==> flow/design.v <==
module ALU(
    input logic CLK,
    input logic RST,
    input logic ACT,
    input logic[3:0]  OP,
    input logic[1:0]  MOVI,
    input logic[31:0] REG_A,
    input logic[31:0] REG_B,
    input logic[31:0] MEM,
    input logic[31:0] IMM,
    output logic[31:0] DATA,
    output logic       RDY,
    output logic       VLD
);
    typedef enum logic [1:0] {
        INIT,
        FIRST_STAGE,
        MUL_FIRST_STAGE,
        MUL_SECOND_STAGE
    } state_type;
    state_type state_curr;
    state_type state_next;
    logic[31:0] operand_A;
    logic[31:0] operand_B;
    logic[31:0] norm_res;
    logic[31:0] norm_reg;
    logic[63:0] mult_res;
    logic       mult_req;
    always_comb begin
        case (state_curr)
            INIT:
                if (ACT) begin
                    if (mult_req)
                        state_next = MUL_FIRST_STAGE;
                    else
                        state_next = FIRST_STAGE;
                end else
                     state_next = INIT;
            FIRST_STAGE:      state_next = INIT;
            MUL_FIRST_STAGE:  state_next = MUL_SECOND_STAGE;
            MUL_SECOND_STAGE: state_next = INIT;
        endcase
    end
    always_ff @(posedge CLK) begin
        if (RST) begin
            state_curr  <= INIT;
        end else begin
            state_curr <= state_next;
            if (state_next == MUL_FIRST_STAGE)
                mult_res <= operand_A * operand_B;
            if (state_next == FIRST_STAGE)
                norm_reg <= norm_res;
        end
    end
    always_comb begin
        case (state_curr)
            INIT:             DATA = 32'b0;
            FIRST_STAGE:      DATA = norm_reg;
            MUL_FIRST_STAGE:  DATA = mult_res[31:0];
            MUL_SECOND_STAGE: DATA = mult_res[63:32];
        endcase
    end
    assign operand_A = REG_A;
    assign VLD = (state_curr != INIT) & ~RST;
    assign RDY = state_curr == INIT;
    always_comb begin
        case (MOVI)
            2'b00:   operand_B = REG_B;
            2'b01:   operand_B = MEM;
            2'b10:   operand_B = IMM;
            default: operand_B = '0;
        endcase
    end
    always_comb begin
        norm_res = 32'b0;
        mult_req = 0;
        if (RDY) begin
            case (OP)
                4'b0000: norm_res = operand_A + operand_B;             
                4'b0001: norm_res = operand_A - operand_B;             
                4'b0010: mult_req = 1;                                 
                4'b0011: norm_res = {1'b0, operand_B[31:1]};           
                4'b0100: norm_res = {operand_B[30:0], 1'b0};           
                4'b0101: norm_res = {operand_B[0], operand_B[31:1]};   
                4'b0110: norm_res = {operand_B[30:0], operand_B[31]};  
                4'b0111: norm_res = ~operand_B;                        
                4'b1000: norm_res = operand_A & operand_B;             
                4'b1001: norm_res = operand_A | operand_B;             
                4'b1010: norm_res = operand_A ^ operand_B;             
                4'b1011: norm_res = ~(operand_A & operand_B);          
                4'b1100: norm_res = ~(operand_A | operand_B);          
                4'b1101: norm_res = ~(operand_A ^ operand_B);          
                4'b1110: norm_res = operand_B + 1;                     
                4'b1111: norm_res = operand_B - 1;                     
            endcase
        end
    end
endmodule
Step by step through the tools: ALU --
Tool output for the design above, in the order of the flow. Line numbers count from 1 in the design file above. Library cell names are shortened. The mark -- stands for no value.
Set-up: design top ALU, clock CLK, cell library sky130hd, library corner tt_025C_1v80

Elaborated design --
Counts by Yosys on the flattened word-level netlist (proc, flatten, opt, wreduce; memories kept). Register bits leave out memories and registers merged into their read ports (data or address). Print and check cells are left out. Cells with the same type and inputs are merged into one.
Word-level totals: register bits 98, output and inout port bits 34, input bits 137, cells after elaboration 55
Cells by class: mux-type cells 8, $add $sub $neg 4, multiply operators 1, bitwise operators 9, eq/ne operators 22, reduce/logical cells 8
Operators with widths (count):
- multiplier 32 x 32 -> 64 bit | 1
- parallel mux 32 bit (select 16 bit) | 1
- NOT 32 bit | 4
- parallel mux 32 bit (select 4 bit) | 1
- parallel mux 32 bit (select 3 bit) | 1
- adder 32 x 1 -> 32 bit (second input constant) | 1
- subtractor 32 x 1 -> 32 bit (second input constant) | 1
- adder 32 bit | 1
- subtractor 32 bit | 1
- AND 32 bit | 1
- bitwise OR 32 bit | 1
- bitwise XOR 32 bit | 1
- equality test 4 bit (second input constant) | 8
- equality test 4 x 3 -> 1 bit (second input constant) | 4
- OR reduction 15 bit | 1
- equality test 2 bit (second input constant) | 4
- equality test 4 x 2 -> 1 bit (second input constant) | 2
- equality test 2 x 1 -> 1 bit (second input constant) | 3
- parallel mux 2 bit (select 3 bit) | 1
- zero test 2 bit | 2
- AND reduction 2 bit | 2
- equality test 4 x 1 -> 1 bit (second input constant) | 1
- zero test 4 bit | 1
- 2-to-1 mux 2 bit | 2
- nonzero test 2 bit | 1
- OR reduction 2 bit | 1
- parallel mux 1 bit (select 2 bit) | 1
- AND 1 bit | 1
Not listed: further kinds 2, cells in them 2.

Depth --
Yosys ltp: most cells in a row. Word level: on the elaborated netlist, between registers, memories and ports. Mapped: between sequential cells and ports; inverters and the memories' decode and read muxes count.
Logic depth: word-level depth 9, ABC_AREA 0, depth in mapped cells 36, depth with buffers taken out 30

Synthesis result --
Source: synth_stat.txt of the flow (Yosys; design flattened, memories mapped). It holds for the ABC_AREA given above (unset counts as 0); a run with the other value may have another netlist.
Synthesis totals: area of sequential cells 2922.8 um^2, flip-flop cells 98, buffers 316, cell area after synthesis 43784.5 um^2, standard cells after synthesis 5161
Cell types:
- fa_1 | count 897, total area 1.8E+04 um^2
- ha_1 | count 392, total area 4.9E+03 um^2
- inv_1 | count 955, total area 3.58E+03 um^2
- edfxtp_1 | count 96, total area 2.88E+03 um^2
- nor2_1 | count 745, total area 2.8E+03 um^2
- nand2_1 | count 575, total area 2158.32 um^2
- clkbuf_1 | count 270, total area 1.01E+03 um^2
- xnor2_1 | count 110, total area 963.424 um^2
- a21oi_1 | count 186, total area 930.893 um^2
- o21ai_0 | count 165, total area 825.792 um^2
- mux2i_1 | count 56, total area 560.538 um^2
- a21o_1 | count 55, total area 412.896 um^2
- mux2_2 | count 33, total area 371.606 um^2
- a22o_1 | count 33, total area 289.027 um^2
- xor2_1 | count 31, total area 271.51 um^2
- a221oi_1 | count 29, total area 253.994 um^2
- a211oi_1 | count 32, total area 240.23 um^2
- o22ai_1 | count 27, total area 168.912 um^2
Not listed: further types 66, cells in them 474.

Timing after synthesis --
OpenSTA on the mapped netlist: ideal clock, no wires. The path of least setup slack (recovery checks aside). Input and output delay are each 20% of the period. Register names are those of the netlist, which keeps one name where synthesis merged equal registers.
Timing path post-synthesis: kind input-to-reg, start in MOVI[0], end reg mult_res[60], path buffers 5, required time 10236 ps, arrival 10248 ps, setup slack -11 ps, external input delay 2100 ps, period 10500 ps, stages 32, path delay 8412 ps, setup time 264 ps, launch time at the first pin 2100 ps, period reached after synthesis 10511 ps
"path delay" is the arrival time less input delay plus setup time. "stages" counts driving pins, that of a launching flip-flop among them; a cell with two outputs on the path counts twice. "period reached after synthesis" = period - worst setup slack (recovery checks aside). The figure is calculated, with input and output delays left at 20% of the set period. The rows between start and end are the longest chain of elaborated cells between them; the timing report does not say that the signal goes this way. Where chains are equally long, one stands for them. Each line given opens the expression or statement behind the cell; cells for indexed reads and writes are added by Yosys, which also makes memories of some case tables.
Between the ends, post-synthesis: path through clkbuf_1 > buf_1 > mux2i_1 > o21ai_0 > clkbuf_1 > inv_1 > buf_1 > nor2_1 > fa_1 > inv_1 > fa_1 > inv_1 > fa_1 > inv_1 > fa_1 > inv_1 > fa_1 > fa_1 > fa_1 > fa_1 > ha_1 > clkbuf_1 > a21o_1 > o21bai_1 > a21oi_1 > o21ai_0 > a21o_1 > o2111ai_1 > a2111oi_2 > o31ai_1 > nor3_1 > o41a_1, length of the longest elaborated chain 3, elaborated cells on any way between the ends 5, RTL lines with such cells 2, classes of those cells mul: 1; eq/ne: 2; mux: 1; reduce/logical: 1
RTL lines, path post-synthesis:
- start, declared | line 6 | input logic[1:0]  MOVI,
- equality test 2 bit | line 67 | case (MOVI)
- parallel mux 32 bit (select 3 bit) | line 67
- multiplier 32 x 32 -> 64 bit | line 50 | mult_res <= operand_A * operand_B;
- end, assigned | line 50
- end, declared | line 27 | logic[63:0] mult_res;

Worst path after layout --
Path of least setup slack in the final report of entry B (OpenROAD, finished layout, wires in). Where an end is a register, its clock arrival counts in the times. The report prints the path's times to 10 ps; the period is as set.
Timing path after layout: kind input-to-reg, start in MOVI[0], end reg mult_res[60], stages 32, setup slack 160 ps, period 10300 ps, arrival 10250 ps, external input delay 2060 ps, required time 10410 ps, path buffers 7, launch time at the first pin 2060 ps, setup time 250 ps
The rows between start and end are the longest chain of elaborated cells between them; the timing report does not say that the signal goes this way. Where chains are equally long, one stands for them.
Between the ends, after layout: path through buf_2 > buf_12 > buf_4 > mux2i_2 > o21ai_4 > inv_1 > buf_12 > buf_4 > nor2_1 > fa_1 > inv_1 > fa_1 > inv_1 > fa_1 > fa_1 > fa_1 > fa_1 > fa_1 > fa_1 > ha_1 > a21oi_1 > o21ai_0 > a21oi_2 > o21ai_0 > a21o_1 > o2111ai_4 > buf_6 > a2111oi_4 > o31ai_2 > buf_4 > nor3_1 > o41a_1, length of the longest elaborated chain 3, elaborated cells on any way between the ends 5, RTL lines with such cells 2, classes of those cells mul: 1; eq/ne: 2; mux: 1; reduce/logical: 1
RTL lines, path after layout:
- start, declared | line 6 | input logic[1:0]  MOVI,
- equality test 2 bit | line 67 | case (MOVI)
- parallel mux 32 bit (select 3 bit) | line 67
- multiplier 32 x 32 -> 64 bit | line 50 | mult_res <= operand_A * operand_B;
- end, assigned | line 50
- end, declared | line 27 | logic[63:0] mult_res;

==> runs of ALU <==
Record of 2 stored runs of the RTL-to-layout flow on ALU, platform sky130hd. The runs are unordered. Constraints: input delay and output delay 20% of the set period each, output load 0.01 pF.

[entry A] flow files
==> flow/run.sh <==
#!/bin/bash
# the make line also repeats the synthesis and layout settings of config.mk as NAME=value (left out here)
make -C /OpenROAD-flow-scripts/flow DESIGN_CONFIG=/design/flow/config.mk WORK_HOME=/design/flow/orfs CLKGATE_MAP_FILE= finish
==> flow/config.mk <==
export PLATFORM = sky130hd
export DESIGN_NAME = ALU
export DESIGN_NICKNAME = ALU
export VERILOG_FILES = /design/flow/design.v
export SDC_FILE = /design/flow/constraint.sdc
export NUM_CORES = 4
export LEC_CHECK = 0
export ABC_AREA = 1
export CAP_MARGIN = 20
export CELL_PAD_IN_SITES_DETAIL_PLACEMENT = 1
export CELL_PAD_IN_SITES_GLOBAL_PLACEMENT = 3
export CORE_ASPECT_RATIO = 0.67
export CORE_MARGIN = 2
export CORE_UTILIZATION = 58
export CTS_CLUSTER_DIAMETER = 136
export CTS_CLUSTER_SIZE = 25
export GPL_ROUTABILITY_DRIVEN = 0
export HOLD_SLACK_MARGIN = 0.29
export SETUP_SLACK_MARGIN = 3.09
export SLEW_MARGIN = 20
export TNS_END_PERCENT = 90
==> flow/constraint.sdc <==
create_clock -name core_clock -period 10.5 [get_ports {CLK}]
set_input_delay 2.1000 -clock core_clock [delete_from_list [all_inputs] [get_ports {CLK}]]
set_output_delay 2.1000 -clock core_clock [all_outputs]
set_load 0.01 [all_outputs]

[entry A] result: not finished: placement ended with error GPL-0301

[entry B] flow files
==> flow/run.sh <==
#!/bin/bash
# the make line also repeats the synthesis and layout settings of config.mk as NAME=value (left out here)
make -C /OpenROAD-flow-scripts/flow DESIGN_CONFIG=/design/flow/config.mk WORK_HOME=/design/flow/orfs CLKGATE_MAP_FILE= finish
==> flow/config.mk <==
export PLATFORM = sky130hd
export DESIGN_NAME = ALU
export DESIGN_NICKNAME = ALU
export VERILOG_FILES = /design/flow/design.v
export SDC_FILE = /design/flow/constraint.sdc
export NUM_CORES = 4
export LEC_CHECK = 0
export CAP_MARGIN = 20
export CORE_MARGIN = 2
export CORE_UTILIZATION = 40
export SLEW_MARGIN = 20
==> flow/constraint.sdc <==
create_clock -name core_clock -period 10.3 [get_ports {CLK}]
set_input_delay 2.0600 -clock core_clock [delete_from_list [all_inputs] [get_ports {CLK}]]
set_output_delay 2.0600 -clock core_clock [all_outputs]
set_load 0.01 [all_outputs]

[entry B] result: die outline area 112125.0 um^2; smallest hold slack 768 ps; worst setup slack after layout 157 ps; final design utilization 47.3 %; standard-cell area after routing 51388.0 um^2; total negative slack on setup checks 0 ps; netlist area reported by Yosys 43784.5 um^2
